==> flow/design.v <==
module cache_calc (
    input   logic           i_clk,
    input   logic           i_nreset,
    input   logic           i_srst,
    input   logic           i_en,
    input   logic   [29:0]  i_addr,  
    input   logic           i_wr_ready,
    output  logic           o_miss_cache,
    output  logic   [7:0]   o_mem_addr_cache,
    output  logic   [7:0]   o_mem_addr_load
    );
    logic   [21:0]  addr_tag;
    logic   [2:0]   addr_block;
    logic   [24:0]  addr_tag_block;
    logic   [4:0]   addr_word;
    logic   [2:0]   addr_group;
    logic   [7:0]   hit_tag_block_bus;
    logic   [2:0]   num_hit_tag_block;
    logic           hit_tag_block;
    logic           miss_tag_block;
    logic           miss_word_group;
    logic           reliability_full;
    logic           lru_bit_replace_en;
    logic           miss_block0;
    logic           hit_block0;
    logic           replace_block0;
    logic           miss_block1;
    logic           hit_block1;
    logic           replace_block1;
    logic           miss_block2;
    logic           hit_block2;
    logic           replace_block2;
    logic           miss_block3;
    logic           hit_block3;
    logic           replace_block3;
    logic           miss_block4;
    logic           hit_block4;
    logic           replace_block4;
    logic           miss_block5;
    logic           hit_block5;
    logic           replace_block5;
    logic           miss_block6;
    logic           hit_block6;
    logic           replace_block6;
    logic           miss_block7;
    logic           hit_block7;
    logic           replace_block7;
    logic   [6:0]   lru_bit;
    logic   [2:0]   num_fetch_block;
    logic   [24:0]  tag_block_mem [7:0];
    logic   [2:0]   addr_load_block;
    logic   [4:0]   addr_load_word;
    logic   [2:0]   dust_mem_sel_group;
    logic   [7:0]   dust_mem [7:0];
    assign addr_tag = i_addr[29:8];
    assign addr_block = i_addr[7:5];
    assign addr_tag_block = {addr_tag, addr_block};
    assign addr_word = i_addr[4:0];
    assign addr_group = addr_word[4:2];
    generate
    genvar i;
    for (i = 0; i < 8; i ++) begin: hit_gen
        assign hit_tag_block_bus[i] = i_en && tag_block_mem[i] == addr_tag_block;
    end endgenerate
    always_comb
        casex (hit_tag_block_bus)
            8'bxxxx_xxx1: num_hit_tag_block = 3'd0;
            8'bxxxx_xx10: num_hit_tag_block = 3'd1;
            8'bxxxx_x100: num_hit_tag_block = 3'd2;
            8'bxxxx_1000: num_hit_tag_block = 3'd3;
            8'bxxx1_0000: num_hit_tag_block = 3'd4;
            8'bxx10_0000: num_hit_tag_block = 3'd5;
            8'bx100_0000: num_hit_tag_block = 3'd6;
            8'b1000_0000: num_hit_tag_block = 3'd7;
            default: num_hit_tag_block = 3'd0;
        endcase
    assign hit_tag_block = |hit_tag_block_bus;
    assign miss_tag_block = i_en & !hit_tag_block;
    assign miss_word_group = i_en && dust_mem[num_hit_tag_block][addr_group] == 1'b0;
    assign o_miss_cache = miss_tag_block | miss_word_group;
    assign lru_bit_replace_en = i_en;
    assign miss_block0 = miss_tag_block & !lru_bit[6] & !lru_bit[4] & !lru_bit[0];
    assign hit_block0 = i_en && hit_tag_block && num_hit_tag_block == 'd0;
    assign replace_block0 = lru_bit_replace_en & (miss_block0 | hit_block0);
    assign miss_block1 = miss_tag_block & miss_tag_block & !lru_bit[6] & !lru_bit[4] & lru_bit[0];
    assign hit_block1 = i_en && hit_tag_block && num_hit_tag_block == 'd1;
    assign replace_block1 = lru_bit_replace_en & (miss_block1 | hit_block1);
    assign miss_block2 = miss_tag_block & !lru_bit[6] & lru_bit[4] & !lru_bit[1];
    assign hit_block2 = i_en && hit_tag_block && num_hit_tag_block == 'd2;
    assign replace_block2 = lru_bit_replace_en & (miss_block2 | hit_block2);
    assign miss_block3 = miss_tag_block & !lru_bit[6] & lru_bit[4] & lru_bit[1];
    assign hit_block3 = i_en && hit_tag_block && num_hit_tag_block == 'd3;
    assign replace_block3 = lru_bit_replace_en & (miss_block3 | hit_block3);
    assign miss_block4 = miss_tag_block & lru_bit[6] & !lru_bit[5] & !lru_bit[2];
    assign hit_block4 = i_en && hit_tag_block && num_hit_tag_block == 'd4;
    assign replace_block4 = lru_bit_replace_en & (miss_block4 | hit_block4);
    assign miss_block5 = miss_tag_block & lru_bit[6] & !lru_bit[5] & lru_bit[2];
    assign hit_block5 = i_en && hit_tag_block && num_hit_tag_block == 'd5;
    assign replace_block5 = lru_bit_replace_en & (miss_block5 | hit_block5);
    assign miss_block6 = miss_tag_block & lru_bit[6] & lru_bit[5] & !lru_bit[3];
    assign hit_block6 = i_en && hit_tag_block && num_hit_tag_block == 'd6;
    assign replace_block6 = lru_bit_replace_en & (miss_block6 | hit_block6);
    assign miss_block7 = miss_tag_block & lru_bit[6] & lru_bit[5] & lru_bit[3];
    assign hit_block7 = i_en && hit_tag_block && num_hit_tag_block == 'd7;
    assign replace_block7 = lru_bit_replace_en & (miss_block7 | hit_block7);
    always_ff @(posedge i_clk, negedge i_nreset)
        if (!i_nreset) lru_bit <= 'd0;
        else if (i_srst) lru_bit <= 'd0;
        else if (replace_block0) begin
            lru_bit[6] <= 1'b1;
            lru_bit[4] <= 1'b1;
            lru_bit[0] <= 1'b1;
        end
        else if (replace_block1) begin
            lru_bit[6] <= 1'b1;
            lru_bit[4] <= 1'b1;
            lru_bit[0] <= 1'b0;
        end
        else if (replace_block2) begin
            lru_bit[6] <= 1'b1;
            lru_bit[4] <= 1'b0;
            lru_bit[1] <= 1'b1;
        end
        else if (replace_block3) begin
            lru_bit[6] <= 1'b1;
            lru_bit[4] <= 1'b0;
            lru_bit[1] <= 1'b0;
        end
        else if (replace_block4) begin
            lru_bit[6] <= 1'b0;
            lru_bit[5] <= 1'b1;
            lru_bit[2] <= 1'b1;
        end
        else if (replace_block5) begin
            lru_bit[6] <= 1'b0;
            lru_bit[5] <= 1'b1;
            lru_bit[2] <= 1'b0;
        end
        else if (replace_block6) begin
            lru_bit[6] <= 1'b0;
            lru_bit[5] <= 1'b0;
            lru_bit[3] <= 1'b1;
        end
        else if (replace_block7) begin
            lru_bit[6] <= 1'b0;
            lru_bit[5] <= 1'b0;
            lru_bit[3] <= 1'b0;
        end
    always_comb
        casex (lru_bit)
            7'b0x0_xxx0: num_fetch_block = 3'd0;
            7'b0x0_xxx1: num_fetch_block = 3'd1;
            7'b0x1_xx0x: num_fetch_block = 3'd2;
            7'b0x1_xx1x: num_fetch_block = 3'd3;
            7'b10x_x0xx: num_fetch_block = 3'd4;
            7'b10x_x1xx: num_fetch_block = 3'd5;
            7'b11x_0xxx: num_fetch_block = 3'd6;
            7'b11x_1xxx: num_fetch_block = 3'd7;
            default: num_fetch_block = 3'd0;
        endcase
    always_ff @(posedge i_clk, negedge i_nreset)
        if (!i_nreset) for (int i = 0; i < 8; i ++) tag_block_mem[i] <= 'd0;
        else if (i_srst) for (int i = 0; i < 8; i ++) tag_block_mem[i] <= 'd0;
        else if (miss_tag_block) tag_block_mem[num_fetch_block] <= addr_tag_block;
    assign addr_load_block = o_mem_addr_load[7:5];
    assign addr_load_word = o_mem_addr_load[4:0];
    assign dust_mem_sel_group = addr_load_word[4:2];
    always_ff @(posedge i_clk, negedge i_nreset)
        if (!i_nreset) for (int i = 0; i < 8; i ++) dust_mem[i] <= 'd0;
        else if (i_srst) for (int i = 0; i < 8; i ++) dust_mem[i] <= 'd0;
        else if (miss_tag_block) dust_mem[num_fetch_block] <= 'd0;
        else if (i_wr_ready) dust_mem[addr_load_block][dust_mem_sel_group] <= 1'b1;
    assign o_mem_addr_cache = {num_hit_tag_block, addr_word};
    always_ff @(posedge i_clk, negedge i_nreset)
        if (!i_nreset) o_mem_addr_load <= 'd0;
        else if (i_srst) o_mem_addr_load <= 'd0;
        else if (i_en && miss_tag_block) o_mem_addr_load <= {num_fetch_block, addr_word};
        else if (i_en && miss_word_group) o_mem_addr_load <= {num_hit_tag_block, addr_word};
endmodule
module cache_ahb_ctrl_mem (
    input   logic           i_hclk,
    input   logic           i_hnreset,
    input   logic           i_hsel,
    input   logic   [31:0]  i_haddr,
    input   logic           i_hwrite,
    input   logic   [ 2:0]  i_hsize,
    input   logic   [ 2:0]  i_hburst,
    input   logic   [ 3:0]  i_hprot,
    input   logic   [ 1:0]  i_htrans,
    input   logic           i_hmastlock,
    input   logic           i_hready,
    input   logic   [31:0]  i_hwdata,
    output  logic           o_hready,
    output  logic           o_hresp,
    output  logic   [31:0]  o_hrdata,
    input   logic           i_nbypass,
    input   logic           i_d_cache_en,
    input   logic   [31:0]  i_climit,
    input   logic           i_prefetch_dis,
    input   logic           i_miss_cache,
    input   logic   [7:0]   i_calc_addr_cache,
    input   logic   [7:0]   i_calc_addr_load,
    output  logic           o_calc_srst,
    output  logic           o_calc_en,
    output  logic           o_calc_wr_rdy,
    output  logic   [29:0]  o_calc_addr,
    input   logic           i_sl_hready,
    input   logic           i_sl_hresp,
    input   logic   [31:0]  i_sl_hrdata,
    output  logic           o_sl_hsel,
    output  logic   [31:0]  o_sl_haddr,
    output  logic           o_sl_hwrite,
    output  logic   [2:0]   o_sl_hsize,
    output  logic   [2:0]   o_sl_hburst,
    output  logic   [3:0]   o_sl_hprot,
    output  logic   [1:0]   o_sl_htrans,
    output  logic           o_sl_hmastlock,
    output  logic           o_sl_hready,
    output  logic   [31:0]  o_sl_hwdata,
    input   logic   [31:0]  i_mem_rdata,
    output  logic           o_mem_en,
    output  logic           o_mem_we,
    output  logic   [7:0]   o_mem_addr
    );
    enum logic [3:0] {IDLE, READ_CACHE, PREREAD_FLASH, READ_FLASH,
                      POST_FLASH, READ_POST_FLASH, PREF_ADDR, PREF_DATA,
                      PRETHROUGH, THROUGH} state_list;
    logic           cache_area;
    logic           cache_en;
    logic           request;
    logic           request_read;
    logic           request_read_ready;
    logic           request_reg;
    logic   [31:0]  haddr;
    logic           hwrite;
    logic   [ 2:0]  hsize;
    logic   [ 2:0]  hburst;
    logic   [ 3:0]  hprot;
    logic   [ 1:0]  htrans;
    logic           hmastlock;
    logic   [31:0]  hwdata;
    logic           switch_read_cache;
    logic           switch_preread_flash;
    logic           switch_read_flash;
    logic           switch_pref_addr_pref;
    logic           switch_pref_addr;
    logic           switch_pref_data;
    logic           switch_prethrough;
    logic           switch_through;
    logic   [3:0]   current_state;
    logic   [3:0]   next_state;
    logic           state_idle;
    logic           state_read_cache;
    logic           state_preread_flash;
    logic           state_read_flash;
    logic           state_post_flash;
    logic           state_read_post_flash;
    logic           state_pref_addr;
    logic           state_pref_data;
    logic           state_pretrough;
    logic           state_through;
    logic           gen_addr_rst_flash;
    logic           gen_addr_rst_pref;
    logic           gen_addr_rst;
    logic           gen_addr_set_1;
    logic           gen_addr_inc_flash;
    logic           gen_addr_inc_pref;
    logic           gen_addr_inc;
    logic   [1:0]   gen_addr;
    logic           gen_addr_full;
    logic           mem_gen_addr_rst;
    logic           mem_gen_addr_replace;
    logic   [1:0]   mem_gen_addr;
    logic           mem_gen_addr_full;
    logic           pref_glob_en;
    logic           pref_glob_en_rst;
    logic           pref_full_frame_set;
    logic           pref_full_frame_rst;
    logic           pref_full_frame;
    logic           pref_haddr_full;
    logic           pref_addr_inc_addr;
    logic           pref_addr_inc_data;
    logic           pref_addr_inc;
    logic   [2:0]   pref_addr;
    logic   [27:0]  pref_addr_comb;
    logic           pref_addr_full;
    logic           pref_calc_en;
    logic           mux_request_read;
    logic           mux_read_flash;
    logic           mux_through;
    logic           mux_pref;
    logic           nbypass_reg;
    assign cache_area = i_haddr < i_climit;
    assign cache_en = i_nbypass & cache_area & (!i_hprot[0] | (i_hprot[0] & i_d_cache_en));
    assign request = i_hsel & i_htrans[1] & i_hready;
    assign request_read = request & !i_hwrite & cache_en;
    assign request_read_ready = request_read & o_hready;
    always_ff @(posedge i_hclk, negedge i_hnreset)
        if (!i_hnreset) request_reg <= 'd0;
        else request_reg <= request;
    always_ff @(posedge i_hclk, negedge i_hnreset)
        if (!i_hnreset) haddr <= 'd0;
        else if (request) haddr <= i_haddr;
    always_ff @(posedge i_hclk, negedge i_hnreset)
        if (!i_hnreset) hwrite <= 'd0;
        else if (request) hwrite <= i_hwrite;
    always_ff @(posedge i_hclk, negedge i_hnreset)
        if (!i_hnreset) hsize <= 'd0;
        else if (request) hsize <= i_hsize;
    always_ff @(posedge i_hclk, negedge i_hnreset)
        if (!i_hnreset) hburst <= 'd0;
        else if (request) hburst <= i_hburst;
    always_ff @(posedge i_hclk, negedge i_hnreset)
        if (!i_hnreset) hprot <= 'd0;
        else if (request) hprot <= i_hprot;
    always_ff @(posedge i_hclk, negedge i_hnreset)
        if (!i_hnreset) htrans <= 'd0;
        else if (request) htrans <= i_htrans;
    always_ff @(posedge i_hclk, negedge i_hnreset)
        if (!i_hnreset) hmastlock <= 'd0;
        else if (request) hmastlock <= i_hmastlock;
    always_ff @(posedge i_hclk, negedge i_hnreset)
        if (!i_hnreset) hwdata <= 'd0;
        else if (request_reg) hwdata <= i_hwdata;
    assign o_hready = !state_pretrough & !state_through & !state_preread_flash & !state_read_flash & !state_post_flash
                      | (state_through & i_sl_hready);
    assign o_hresp = state_through ? i_sl_hresp: 1'b0;
    assign o_hrdata = state_read_cache || state_read_post_flash ? i_mem_rdata:
                      state_through ? i_sl_hrdata: 'd0;
    assign switch_read_cache = request_read_ready & !i_miss_cache;
    assign switch_preread_flash = request_read_ready & i_miss_cache & !i_sl_hready;
    assign switch_read_flash = request_read_ready & i_miss_cache & i_sl_hready;
    assign switch_pref_addr_pref = pref_glob_en & !pref_addr_full & !pref_haddr_full;
    assign switch_pref_addr = state_idle & i_sl_hready & !request & !i_prefetch_dis & i_nbypass & switch_pref_addr_pref;
    assign switch_pref_data = !request & !i_hwrite & i_miss_cache & !gen_addr_full & !i_prefetch_dis & i_nbypass;
    assign switch_prethrough = i_hsel & i_htrans[1] & !cache_en & !i_sl_hready;
    assign switch_through = i_hsel & i_htrans[1] & !cache_en & i_sl_hready;
    always_ff @(posedge i_hclk, negedge i_hnreset)
        if (!i_hnreset) current_state <= IDLE;
        else current_state <= next_state;
    always_comb
        case (current_state)
            IDLE:
                if (switch_through)
                    next_state = THROUGH;
                else if (switch_prethrough)
                    next_state = PRETHROUGH;
                else if (switch_read_cache)
                    next_state = READ_CACHE;
                else if (switch_preread_flash)
                    next_state = PREREAD_FLASH;
                else if (switch_read_flash)
                    next_state = READ_FLASH;
                else if (switch_pref_addr)
                    next_state = PREF_ADDR;
                else
                    next_state = IDLE;
            READ_CACHE:
                if (switch_through)
                    next_state = THROUGH;
                else if (switch_prethrough)
                    next_state = PRETHROUGH;
                else if (switch_preread_flash)
                    next_state = PREREAD_FLASH;
                else if (switch_read_flash)
                    next_state = READ_FLASH;
                else if (!request_read_ready)
                    next_state = IDLE;
                else
                    next_state = READ_CACHE;
            PREREAD_FLASH:
                if (i_sl_hready)
                    next_state = READ_FLASH;
                else
                    next_state = PREREAD_FLASH;
            READ_FLASH:
                if (o_calc_wr_rdy)
                    next_state = POST_FLASH;
                else
                    next_state = READ_FLASH;
            POST_FLASH:
                next_state = READ_POST_FLASH;
            READ_POST_FLASH:
                if (switch_through)
                    next_state = THROUGH;
                else if (switch_prethrough)
                    next_state = PRETHROUGH;
                else if (switch_read_cache)
                    next_state = READ_CACHE;
                else if (!request_read_ready)
                    next_state = IDLE;
                else
                    next_state = READ_FLASH;
            PREF_ADDR:
                if (switch_through)
                    next_state = THROUGH;
                else if (switch_prethrough)
                    next_state = PRETHROUGH;
                else if (switch_read_cache)
                    next_state = READ_CACHE;
                else if (switch_preread_flash)
                    next_state = PREREAD_FLASH;
                else if (switch_read_flash)
                    next_state = READ_FLASH;
                else if (i_prefetch_dis || (pref_addr_full && !i_miss_cache))
                    next_state = IDLE;
                else if (switch_pref_data)
                    next_state = PREF_DATA;
                else
                    next_state = PREF_ADDR;
            PREF_DATA:
                if (switch_through)
                    next_state = THROUGH;
                else if (switch_prethrough)
                    next_state = PRETHROUGH;
                else if (switch_read_cache)
                    next_state = READ_CACHE;
                else if (switch_preread_flash)
                    next_state = PREREAD_FLASH;
                else if (switch_read_flash)
                    next_state = READ_FLASH;
                else if (i_prefetch_dis || (pref_full_frame && mem_gen_addr_full && o_calc_wr_rdy))
                    next_state = IDLE;
                else if (switch_pref_addr && !i_miss_cache)
                    next_state = PREF_ADDR;
                else
                    next_state = PREF_DATA;
            PRETHROUGH:
                if (i_sl_hready)
                    next_state = THROUGH;
                else
                    next_state = PRETHROUGH;
            THROUGH:
                if (switch_read_cache)
                    next_state = READ_CACHE;
                else if (switch_preread_flash)
                    next_state = PREREAD_FLASH;
                else if (switch_read_flash)
                    next_state = READ_FLASH;
                else if (i_sl_hready && !request)
                    next_state = IDLE;
                else
                    next_state = THROUGH;
            default:
                next_state = IDLE;
        endcase
    assign state_idle = current_state == IDLE;
    assign state_read_cache = current_state == READ_CACHE;
    assign state_preread_flash = current_state == PREREAD_FLASH;
    assign state_read_flash = current_state == READ_FLASH;
    assign state_post_flash = current_state == POST_FLASH;
    assign state_read_post_flash = current_state == READ_POST_FLASH;
    assign state_pref_addr = current_state == PREF_ADDR;
    assign state_pref_data = current_state == PREF_DATA;
    assign state_pretrough = current_state == PRETHROUGH;
    assign state_through = current_state == THROUGH;
    assign gen_addr_rst_flash = !state_read_flash | (state_read_flash & o_calc_wr_rdy);
    assign gen_addr_rst_pref = !state_pref_addr & !state_pref_data;
    assign gen_addr_rst = !gen_addr_set_1
        & ((switch_read_flash & !i_sl_hready) | (gen_addr_rst_flash & gen_addr_rst_pref));
    assign gen_addr_set_1 = (switch_read_flash | state_preread_flash) & i_sl_hready;
    assign gen_addr_inc_flash = (state_read_flash & i_sl_hready & !mem_gen_addr_full);
    assign gen_addr_inc_pref = (state_pref_addr & i_miss_cache) | (state_pref_data & i_sl_hready & !pref_full_frame);
    assign gen_addr_inc = !gen_addr_rst & !gen_addr_set_1 & (gen_addr_inc_flash | gen_addr_inc_pref);
    always_ff @(posedge i_hclk, negedge i_hnreset)
        if (!i_hnreset) gen_addr <= 'd0;
        else if (gen_addr_rst) gen_addr <= 'd0;
        else if (gen_addr_set_1) gen_addr <= 2'd1;
        else if (gen_addr_inc) gen_addr <= gen_addr + 2'd1;
    assign gen_addr_full = &gen_addr;
    assign mem_gen_addr_rst = switch_read_flash | switch_pref_addr;
    assign mem_gen_addr_replace = o_mem_we;
    always_ff @(posedge i_hclk, negedge i_hnreset)
        if (!i_hnreset) mem_gen_addr <= 'd0;
        else if (mem_gen_addr_rst) mem_gen_addr <= 'd0;
        else if (mem_gen_addr_replace) mem_gen_addr <= gen_addr;
    assign mem_gen_addr_full = &mem_gen_addr;
    assign o_mem_en = switch_read_cache | o_mem_we | state_post_flash;
    assign o_mem_we = (state_read_flash | state_pref_data) & i_sl_hready;
    always_comb
        casex ({switch_read_cache, state_read_flash, state_post_flash, state_pref_data})
            4'b1xxx: o_mem_addr = i_calc_addr_cache;
            4'b01xx: o_mem_addr = {i_calc_addr_load[7:2], mem_gen_addr};
            4'b001x: o_mem_addr = i_calc_addr_load;
            4'b0001: o_mem_addr = {i_calc_addr_load[7:2], mem_gen_addr};
            default: o_mem_addr = 'd0;
        endcase
    assign pref_glob_en_rst = state_through | !i_nbypass | i_prefetch_dis;
    always_ff @(posedge i_hclk, negedge i_hnreset)
        if (!i_hnreset) pref_glob_en <= 'd0;
        else if (pref_glob_en_rst) pref_glob_en <= 1'b0;
        else if (request_read_ready) pref_glob_en <= 1'b1;
    assign pref_full_frame_set = pref_addr_full & gen_addr_full & gen_addr_inc;
    assign pref_full_frame_rst = mem_gen_addr_full & mem_gen_addr_replace & o_calc_wr_rdy;
    always_ff @(posedge i_hclk, negedge i_hnreset)
        if (!i_hnreset) pref_full_frame <= 'd0;
        else if (pref_full_frame_set) pref_full_frame <= 1'b1;
        else if (pref_full_frame_rst) pref_full_frame <= 1'b0;
    assign pref_haddr_full = haddr[6:4] == 3'h7;
    assign pref_addr_inc_addr = state_pref_addr & !i_miss_cache;
    assign pref_addr_inc_data = state_pref_data & gen_addr_full & gen_addr_inc;
    assign pref_addr_inc = (pref_addr_inc_addr | pref_addr_inc_data) & !pref_addr_full;
    always_ff @(posedge i_hclk, negedge i_hnreset)
        if (!i_hnreset) pref_addr <= 'd0;
        else if (switch_pref_addr) pref_addr <= haddr[6:4] + 3'h1;
        else if (pref_addr_inc) pref_addr <= pref_addr + 3'h1;
    assign pref_addr_comb = {haddr[31:7], pref_addr};
    assign pref_addr_full = &pref_addr;
    assign pref_calc_en = !request_read & (state_pref_addr | (state_pref_data & o_calc_wr_rdy & !pref_full_frame));
    assign mux_request_read = request_read & i_miss_cache;
    assign mux_read_flash = state_read_flash & !mem_gen_addr_full | state_preread_flash;
    assign mux_through = (switch_through | state_through) & !switch_read_cache;
    assign mux_pref = (state_pref_addr | state_pref_data) & !pref_full_frame;
    always_comb
        casex ({mux_request_read, mux_read_flash, state_pretrough, mux_through, mux_pref})
            5'b1_xxxx:
                begin
                    o_sl_hsel = 1'b1;
                    o_sl_haddr = {i_haddr[31:4], 4'h0};
                    o_sl_hwrite = 1'b0;
                    o_sl_hsize = 3'h2;
                    o_sl_hburst = i_hburst;
                    o_sl_hprot = i_hprot;
                    o_sl_htrans = i_htrans;
                    o_sl_hmastlock = i_hmastlock;
                    o_sl_hready = i_hready & i_sl_hready;
                    o_sl_hwdata = i_hwdata;
                end
            5'b0_1xxx:
                begin
                    o_sl_hsel = !mem_gen_addr_full;
                    o_sl_haddr = {haddr[31:4], gen_addr, 2'h0};
                    o_sl_hwrite = 1'b0;
                    o_sl_hsize = 3'h2;
                    o_sl_hburst = hburst;
                    o_sl_hprot = hprot;
                    o_sl_htrans = htrans;
                    o_sl_hmastlock = hmastlock;
                    o_sl_hready = i_sl_hready;
                    o_sl_hwdata = 32'd0;
                end
            5'b0_01xx:
                begin
                    o_sl_hsel = 1'b1;
                    o_sl_haddr = haddr;
                    o_sl_hwrite = hwrite;
                    o_sl_hsize = hsize;
                    o_sl_hburst = hburst;
                    o_sl_hprot = hprot;
                    o_sl_htrans = htrans;
                    o_sl_hmastlock = hmastlock;
                    o_sl_hready = i_sl_hready;
                    o_sl_hwdata = hwdata;
                end
            5'b0_001x:
                begin
                    o_sl_hsel = i_hsel;
                    o_sl_haddr = i_haddr;
                    o_sl_hwrite = i_hwrite;
                    o_sl_hsize = i_hsize;
                    o_sl_hburst = i_hburst;
                    o_sl_hprot = i_hprot;
                    o_sl_htrans = i_htrans;
                    o_sl_hmastlock = i_hmastlock;
                    o_sl_hready = i_hready;
                    o_sl_hwdata = i_hwdata;
                end
            5'b0_0001:
                begin
                    o_sl_hsel = !pref_full_frame;
                    o_sl_haddr = {pref_addr_comb, gen_addr, 2'h0};
                    o_sl_hwrite = 1'b0;
                    o_sl_hsize = 3'h2;
                    o_sl_hburst = 3'h0;
                    o_sl_hprot = 4'h1;
                    o_sl_htrans = 2'h2;
                    o_sl_hmastlock = 1'b0;
                    o_sl_hready = i_sl_hready;
                    o_sl_hwdata = 32'd0;
                end
            default:
                begin
                    o_sl_hsel = 1'b0;
                    o_sl_haddr = 32'd0;
                    o_sl_hwrite = 1'b0;
                    o_sl_hsize = 3'h0;
                    o_sl_hburst = 3'h0;
                    o_sl_hprot = 4'h0;
                    o_sl_htrans = 2'h0;
                    o_sl_hmastlock = 1'b0;
                    o_sl_hready = i_sl_hready;
                    o_sl_hwdata = i_hwdata;
                end
        endcase
    always_ff @(posedge i_hclk, negedge i_hnreset)
        if (!i_hnreset) nbypass_reg <= 'd0;
        else nbypass_reg <= i_nbypass;
    assign o_calc_srst = i_nbypass & !nbypass_reg;
    assign o_calc_en = request_read_ready | pref_calc_en;
    assign o_calc_wr_rdy = mem_gen_addr_full & o_mem_we;
    assign o_calc_addr = request_read_ready ? i_haddr[31:2]: {pref_addr_comb, 2'h0};
endmodule
module cache (
    input   logic           i_hclk,
    input   logic           i_hnreset,
    input   logic           i_hsel_m,
    input   logic   [31:0]  i_haddr_m,
    input   logic           i_hwrite_m,
    input   logic   [ 2:0]  i_hsize_m,
    input   logic   [ 2:0]  i_hburst_m,
    input   logic   [ 3:0]  i_hprot_m,
    input   logic   [ 1:0]  i_htrans_m,
    input   logic           i_hmastlock_m,
    input   logic           i_hready_m,
    input   logic   [31:0]  i_hwdata_m,
    output  logic           o_hready_m,
    output  logic           o_hresp_m,
    output  logic   [31:0]  o_hrdata_m,
    input   logic           i_nbypass,
    input   logic   [31:0]  i_climit,
    input   logic           i_d_cache_en,
    output  logic           o_hsel_sl,
    output  logic           o_hready_i_sl,
    output  logic   [31:0]  o_haddr_sl,
    output  logic           o_hwrite_sl,
    output  logic   [2:0]   o_hsize_sl,
    output  logic   [1:0]   o_htrans_sl,
    output  logic   [31:0]  o_hwdata_sl,
    input   logic   [31:0]  i_hrdata_sl,
    input   logic           i_hready_o_sl,
    input   logic           i_hresp_sl,
    output  logic           o_mem_en,
    output  logic           o_mem_we,
    output  logic   [7:0]   o_mem_addr,
    output  logic   [31:0]  o_mem_wdata,
    input   logic   [31:0]  i_mem_rdata
    );
    logic           miss_cache;
    logic           calc_sync_rst;
    logic           calc_en;
    logic   [29:0]  calc_addr;
    logic           calc_wr_rdy;
    logic   [7:0]   calc_mem_addr_cache;
    logic   [7:0]   calc_mem_addr_load;
    logic   [31:0]  mem_rdata;
    logic           mem_en;
    logic           mem_we;
    logic   [7:0]   mem_addr;
    cache_ahb_ctrl_mem cache_ahb_ctrl_mem (
        .i_hclk (i_hclk),
        .i_hnreset (i_hnreset),
        .i_hsel (i_hsel_m),
        .i_haddr (i_haddr_m),
        .i_hwrite (i_hwrite_m),
        .i_hsize (i_hsize_m),
        .i_hburst (i_hburst_m),
        .i_hprot (i_hprot_m),
        .i_htrans (i_htrans_m),
        .i_hmastlock (i_hmastlock_m),
        .i_hready (i_hready_m),
        .i_hwdata (i_hwdata_m),
        .o_hready (o_hready_m),
        .o_hresp (o_hresp_m),
        .o_hrdata (o_hrdata_m),
        .i_nbypass (i_nbypass),
        .i_d_cache_en (i_d_cache_en),
        .i_climit (i_climit),
        .i_prefetch_dis (1'b1),
        .i_miss_cache (miss_cache),
        .i_calc_addr_cache (calc_mem_addr_cache),
        .i_calc_addr_load (calc_mem_addr_load),
        .o_calc_srst (calc_sync_rst),
        .o_calc_en (calc_en),
        .o_calc_wr_rdy (calc_wr_rdy),
        .o_calc_addr (calc_addr),
        .i_sl_hready (i_hready_o_sl),
        .i_sl_hresp (i_hresp_sl),
        .i_sl_hrdata (i_hrdata_sl),
        .o_sl_hsel (o_hsel_sl),
        .o_sl_haddr (o_haddr_sl),
        .o_sl_hwrite (o_hwrite_sl),
        .o_sl_hsize (o_hsize_sl),
        .o_sl_hburst (),
        .o_sl_hprot (),
        .o_sl_htrans (o_htrans_sl),
        .o_sl_hmastlock (),
        .o_sl_hready (o_hready_i_sl),
        .o_sl_hwdata (o_hwdata_sl),
        .i_mem_rdata (mem_rdata),
        .o_mem_en (mem_en),
        .o_mem_we (mem_we),
        .o_mem_addr (mem_addr)
        );
    cache_calc cache_calc (
        .i_clk (i_hclk),
        .i_nreset (i_hnreset),
        .i_srst (calc_sync_rst),
        .i_en (calc_en),
        .i_addr (calc_addr),
        .i_wr_ready (calc_wr_rdy),
        .o_miss_cache (miss_cache),
        .o_mem_addr_cache (calc_mem_addr_cache),
        .o_mem_addr_load (calc_mem_addr_load)
        );
    assign o_mem_en = mem_en;
    assign o_mem_we = mem_we;
    assign o_mem_addr = mem_addr;
    assign o_mem_wdata = i_hrdata_sl;
    assign mem_rdata = i_mem_rdata;
endmodule
---- Step by step through the tools: cache ----
Tool output for the design above, in the order of the flow.
Line numbers count from 1 in the design file above.
Library cell names are shortened.
A cell with -- has no value.
inputs
  design top .............................. cache
  clock port .............................. i_hclk
  cell library ............................ sky130hd
  corner .................................. tt_025C_1v80

---- Word level ----
Counts by Yosys on the flattened word-level netlist (proc, flatten, opt, wreduce). Print and check cells are left out.
storage and ports
  word-level cells ........................ 517
  flip-flop bits (word level) ............. 363
  output and inout port bits .............. 148
  input bits .............................. 182
operators by class
  equality and inequality tests ........... 81
  bitwise operators ....................... 116
  magnitude comparators ................... 1
  mux-type cells .......................... 154
  shift operators ......................... 2
  add/sub/neg operators ................... 3
  reductions and logical operators ........ 124
operators by type and width
  kind                                                      number
  25-bit 2-to-1 mux                                         24
  8-bit 2-to-1 mux                                          43
  25-bit == test                                            8
  32-bit case mux with 5-bit select                         1
  7-bit OR reduction                                        16
  1-bit AND                                                 73
  8-bit AND                                                 8
  8-bit bitwise OR                                          8
  32-bit case mux with 2-bit select                         1
  8-bit case mux with 8-bit select                          1
  32-bit 2-to-1 mux                                         2
  4-bit 2-to-1 mux                                          15
  3-bit == test with constant B                             17
  1-bit 2-to-1 mux                                          49
  32-bit < comparator                                       1
  4-bit case mux with 8-bit select                          1
  3-bit AND reduction                                       10
  30-bit 2-to-1 mux                                         1
  1-bit zero test                                           29
  1-bit bitwise OR                                          25
  3-bit by 1-bit != test with 1-bit output with constant B  8
  3-bit by 2-bit == test with 1-bit output with constant B  8
  3-bit != test with constant B                             8
  8-bit case mux with 3-bit select                          1
  3-bit case mux with 8-bit select                          1
  2-bit nonzero test                                        11
  1-bit logical AND                                         21
  3-bit nonzero test                                        7
Not listed: further kinds 38, cells in them 83.

---- Depth ----
Longest topological path by Yosys (ltp), each cell counted once; first at word level (registers and memories cut), then after technology mapping (sequential cells cut; the memories' decode and read muxes count).
depth
  depth in word-level cells ............... 31
  ABC_AREA ................................ 1
  mapped depth ............................ 46
  gate-level depth less buffers ........... 44

---- Netlist ----
The flow's flattened synthesis, as Yosys stat reports it; memories are mapped. The netlist is that of the ABC_AREA named above (0 if unset); the other value can give another one.
synthesis totals
  standard cells after synthesis .......... 3160
  flip-flop cells ......................... 363
  mapped area ............................. 22153.7 µm²
  buffer cells ............................ 151
  area of sequential cells ................ 9085.0 µm²
cells by type
  type      number  area in all (µm²)
  dfrtp_1   362     9.06E+03
  nand2_1   1018    3.82E+03
  inv_1     445     1.67E+03
  o21ai_0   285     1.43E+03
  nand3_1   257     1.29E+03
  nor2_1    188     705.677
  a21oi_1   104     520.499
  ha_1      34      425.408
  nand4_1   50      312.8
  buf_4     40      300.288
  o21ai_1   52      260.25
  clkbuf_1  66      247.738
  mux2_2    19      213.955
  nand4_2   17      212.704
  nand2_2   33      206.448
  mux2_1    18      202.694
  xor2_1    23      201.443
  buf_2     35      175.168
Not listed: further types 33, cells in them 114.

---- Timing after synthesis ----
OpenSTA on the mapped netlist: ideal clock, no wires. The path of least setup slack (recovery checks aside). Input and output delay are each 20% of the period. Register names are those of the netlist, which keeps one name where synthesis merged equal registers.
path after synthesis
  path type ............................... input to output
  from .................................... input i_climit[21]
  to ...................................... output o_hwdata_sl[18]
  clock period ............................ 12.0 ns
  arrival time ............................ 6.469 ns
  input delay ............................. 2.400 ns
  data required time ...................... 9.600 ns
  path delay .............................. 4.069 ns
  time at the first pin ................... 2.400 ns
  output delay ............................ 2.400 ns
  setup slack ............................. 3.131 ns
  path buffers ............................ 4
  driving pins on the path ................ 39
  period reached after synthesis .......... 8.869 ns
"path delay" is the arrival time less input delay plus setup time.
A path that ends at an output port has no setup time.
"driving pins on the path" counts driving pins, that of a launching flip-flop among them; a cell with two outputs on the path counts twice.
"period reached after synthesis" is the clock period less the worst setup slack; recovery checks do not enter. This is arithmetic on one report: input and output delays are still those of the set period (20% each).
The rows between start and end are the longest chain of elaborated cells between them; the timing report does not say that the signal goes this way. Where chains are equally long, one stands for them.
Each line given opens the expression or statement behind the cell; cells for indexed reads and writes are added by Yosys, which also makes memories of some case tables.
between the ends, after synthesis
  cells stage by stage .................... inv_1 -> ha_1 -> a21oi_1 -> nor2_1 -> nor2_1 -> nand3_1 -> a21oi_1 -> nand3_2 -> nor2_4 -> buf_6 -> nand4_1 -> nand2_4 -> nand2_1 -> nand2_1 -> nand2_1 -> nor2_1 -> nand2_1 -> nor2_1 -> (+3 left out) -> nand3_1 -> nand2_2 -> nor2_4 -> buf_6 -> nand3_1 -> nand2_1 -> nor2_1 -> nand2_1 -> nand2_1 -> nand3_1 -> nand3_1 -> nand3_4 -> nand2_4 -> inv_4 -> nand4_4 -> buf_6 -> buf_4 -> o21ai_1
  cells in the longest elaborated chain ... 23
  elaborated cells on any way between the ends .. 63
  those cells by class .................... compare (1); eq/ne (25); shift (1); mux (4); logic (15); reduce/logical (17)
RTL lines, path after synthesis
  what                                      line  RTL
  from (decl)                               620   input   logic   [31:0]  i_climit,
  32-bit < comparator                       293   assign cache_area = i_haddr < i_climit;
  1-bit AND x2                              294   assign cache_en = i_nbypass & cache_area & (!i_hprot[0] | (i_hprot[0] & i_d_cache_en));
  1-bit AND                                 296   assign request_read = request & !i_hwrite & cache_en;
  1-bit zero test                           509   assign pref_calc_en = !request_read & (state_pref_addr | (state_pref_data & o_calc_wr_rdy & !pref_full_frame)) ...
  1-bit AND                                 509
  1-bit bitwise OR                          599   assign o_calc_en = request_read_ready | pref_calc_en;
  1-bit logical AND                         63    assign hit_tag_block_bus[i] = i_en && tag_block_mem[i] == addr_tag_block;
  (+8 left out)                             --
  1-bit zero test                           330   assign switch_read_cache = request_read_ready & !i_miss_cache;
  1-bit AND                                 330
  1-bit zero test                           512   assign mux_through = (switch_through | state_through) & !switch_read_cache;
  1-bit AND                                 512
  5-bit by 1-bit == test with 1-bit output  515   casex ({mux_request_read, mux_read_flash, state_pretrough, mux_through, mux_pref})
  2-bit OR reduction                        --
  32-bit case mux with 2-bit select         515
  to (decl)                                 628   output  logic   [31:0]  o_hwdata_sl,

---- Path in the finished layout ----
Path of least setup slack in the final report of run 2 (OpenROAD, finished layout, wires in). Where an end is a register, its clock arrival counts in the times.
path post-layout
  path type ............................... input to output
  from .................................... input i_haddr_m[7]
  to ...................................... output o_haddr_sl[27]
  path buffers ............................ 6
  setup slack ............................. 0.39 ns
  driving pins on the path ................ 41
  input delay ............................. 2.40 ns
  data required time ...................... 9.60 ns
  output delay ............................ 2.40 ns
  time at the first pin ................... 2.40 ns
  arrival time ............................ 9.21 ns
  clock period ............................ 12.0 ns
The rows between start and end are the longest chain of elaborated cells between them; the timing report does not say that the signal goes this way. Where chains are equally long, one stands for them.
between the ends, post-layout
  cells stage by stage .................... clkdlybuf4s50_1 -> ha_1 -> a21oi_1 -> o21a_1 -> nand2_1 -> nand2_1 -> nand2_1 -> nand2_1 -> nand3_2 -> nor2_4 -> nand3_2 -> buf_4 -> nand2_1 -> nand2_1 -> buf_4 -> o21ai_0 -> nor2_1 -> nand3_1 -> (+5 left out) -> nor2_1 -> nand3_1 -> buf_4 -> o22ai_1 -> nor2_1 -> nand2_1 -> nand2_1 -> nand3b_1 -> nand3_2 -> nand3_4 -> nand2_4 -> inv_4 -> nand4_4 -> nand2_1 -> buf_12 -> nand2_1 -> nand2_1 -> clkdlybuf4s50_1
  cells in the longest elaborated chain ... 22
  elaborated cells on any way between the ends .. 63
  those cells by class .................... compare (1); eq/ne (26); shift (1); mux (4); logic (15); reduce/logical (16)
RTL lines, path post-layout
  what                                      line  RTL
  from (decl)                               607   input   logic   [31:0]  i_haddr_m,
  32-bit < comparator                       293   assign cache_area = i_haddr < i_climit;
  1-bit AND x2                              294   assign cache_en = i_nbypass & cache_area & (!i_hprot[0] | (i_hprot[0] & i_d_cache_en));
  1-bit AND                                 296   assign request_read = request & !i_hwrite & cache_en;
  1-bit zero test                           509   assign pref_calc_en = !request_read & (state_pref_addr | (state_pref_data & o_calc_wr_rdy & !pref_full_frame)) ...
  1-bit AND                                 509
  1-bit bitwise OR                          599   assign o_calc_en = request_read_ready | pref_calc_en;
  1-bit logical AND                         63    assign hit_tag_block_bus[i] = i_en && tag_block_mem[i] == addr_tag_block;
  (+7 left out)                             --
  1-bit bitwise OR                          80    assign o_miss_cache = miss_tag_block | miss_word_group;
  1-bit zero test                           330   assign switch_read_cache = request_read_ready & !i_miss_cache;
  1-bit AND                                 330
  1-bit zero test                           512   assign mux_through = (switch_through | state_through) & !switch_read_cache;
  1-bit AND                                 512
  5-bit by 1-bit == test with 1-bit output  515   casex ({mux_request_read, mux_read_flash, state_pretrough, mux_through, mux_pref})
  32-bit case mux with 5-bit select         515
  to (decl)                                 624   output  logic   [31:0]  o_haddr_sl,

Settings and measured results of 2 stored flow runs for module cache (sky130hd), not sorted in any way. The constraints put input and output delay at 20% of the set period each and load the outputs with 0.01 pF.
"achieved clock period (ns)" is the run's clock period less its worst setup slack. It is reckoned from that one timing run; input and output delays stay at 20% of the period that was set.
By "finish__power__total" is meant OpenSTA's value without simulated activity: inputs other than the clock are taken to toggle once in ten clock periods, and the tool carries that through the logic.

Flow files of run 1
==> flow/run.sh <==
#!/bin/bash
# the make line also repeats the synthesis and layout settings of config.mk as NAME=value (left out here)
make -C /OpenROAD-flow-scripts/flow DESIGN_CONFIG=/design/flow/config.mk WORK_HOME=/design/flow/orfs CLKGATE_MAP_FILE= finish
==> flow/config.mk <==
export PLATFORM = sky130hd
export DESIGN_NAME = cache
export DESIGN_NICKNAME = cache
export VERILOG_FILES = /design/flow/design.v
export SDC_FILE = /design/flow/constraint.sdc
export NUM_CORES = 4
export LEC_CHECK = 0
export ABC_AREA = 0
export CAP_MARGIN = 20
export CELL_PAD_IN_SITES_GLOBAL_PLACEMENT = 2
export CORE_ASPECT_RATIO = 1.23
export CORE_MARGIN = 2
export CORE_UTILIZATION = 54
export CTS_CLUSTER_DIAMETER = 161
export PLACE_DENSITY = 0.59
export SLEW_MARGIN = 40
export TNS_END_PERCENT = 10
==> flow/constraint.sdc <==
create_clock -name core_clock -period 13.4 [get_ports {i_hclk}]
set_input_delay 2.6800 -clock core_clock [delete_from_list [all_inputs] [get_ports {i_hclk}]]
set_output_delay 2.6800 -clock core_clock [all_outputs]
set_load 0.01 [all_outputs]

report of run 1: did not finish, place, GPL-0301

Flow files of run 2
==> flow/run.sh <==
#!/bin/bash
# the make line also repeats the synthesis and layout settings of config.mk as NAME=value (left out here)
make -C /OpenROAD-flow-scripts/flow DESIGN_CONFIG=/design/flow/config.mk WORK_HOME=/design/flow/orfs CLKGATE_MAP_FILE= finish
==> flow/config.mk <==
export PLATFORM = sky130hd
export DESIGN_NAME = cache
export DESIGN_NICKNAME = cache
export VERILOG_FILES = /design/flow/design.v
export SDC_FILE = /design/flow/constraint.sdc
export NUM_CORES = 4
export LEC_CHECK = 0
export ABC_AREA = 1
export CAP_MARGIN = 20
export CORE_MARGIN = 2
export CORE_UTILIZATION = 22
export MAX_ROUTING_LAYER = met4
export SLEW_MARGIN = 30
==> flow/constraint.sdc <==
create_clock -name core_clock -period 12.0 [get_ports {i_hclk}]
set_input_delay 2.4000 -clock core_clock [delete_from_list [all_inputs] [get_ports {i_hclk}]]
set_output_delay 2.4000 -clock core_clock [all_outputs]
set_load 0.01 [all_outputs]

report of run 2
yosys chip area after synthesis (um^2): 22153.7
finish__design__die__area: 103253.0
finish__design__instance__area__stdcell: 28990.3
finish__timing__setup__ws: 0.392
finish__timing__setup__tns: 0.000
finish__timing__hold__ws: 0.470
finish__power__total: 4.462e-03
achieved clock period (ns): 11.608
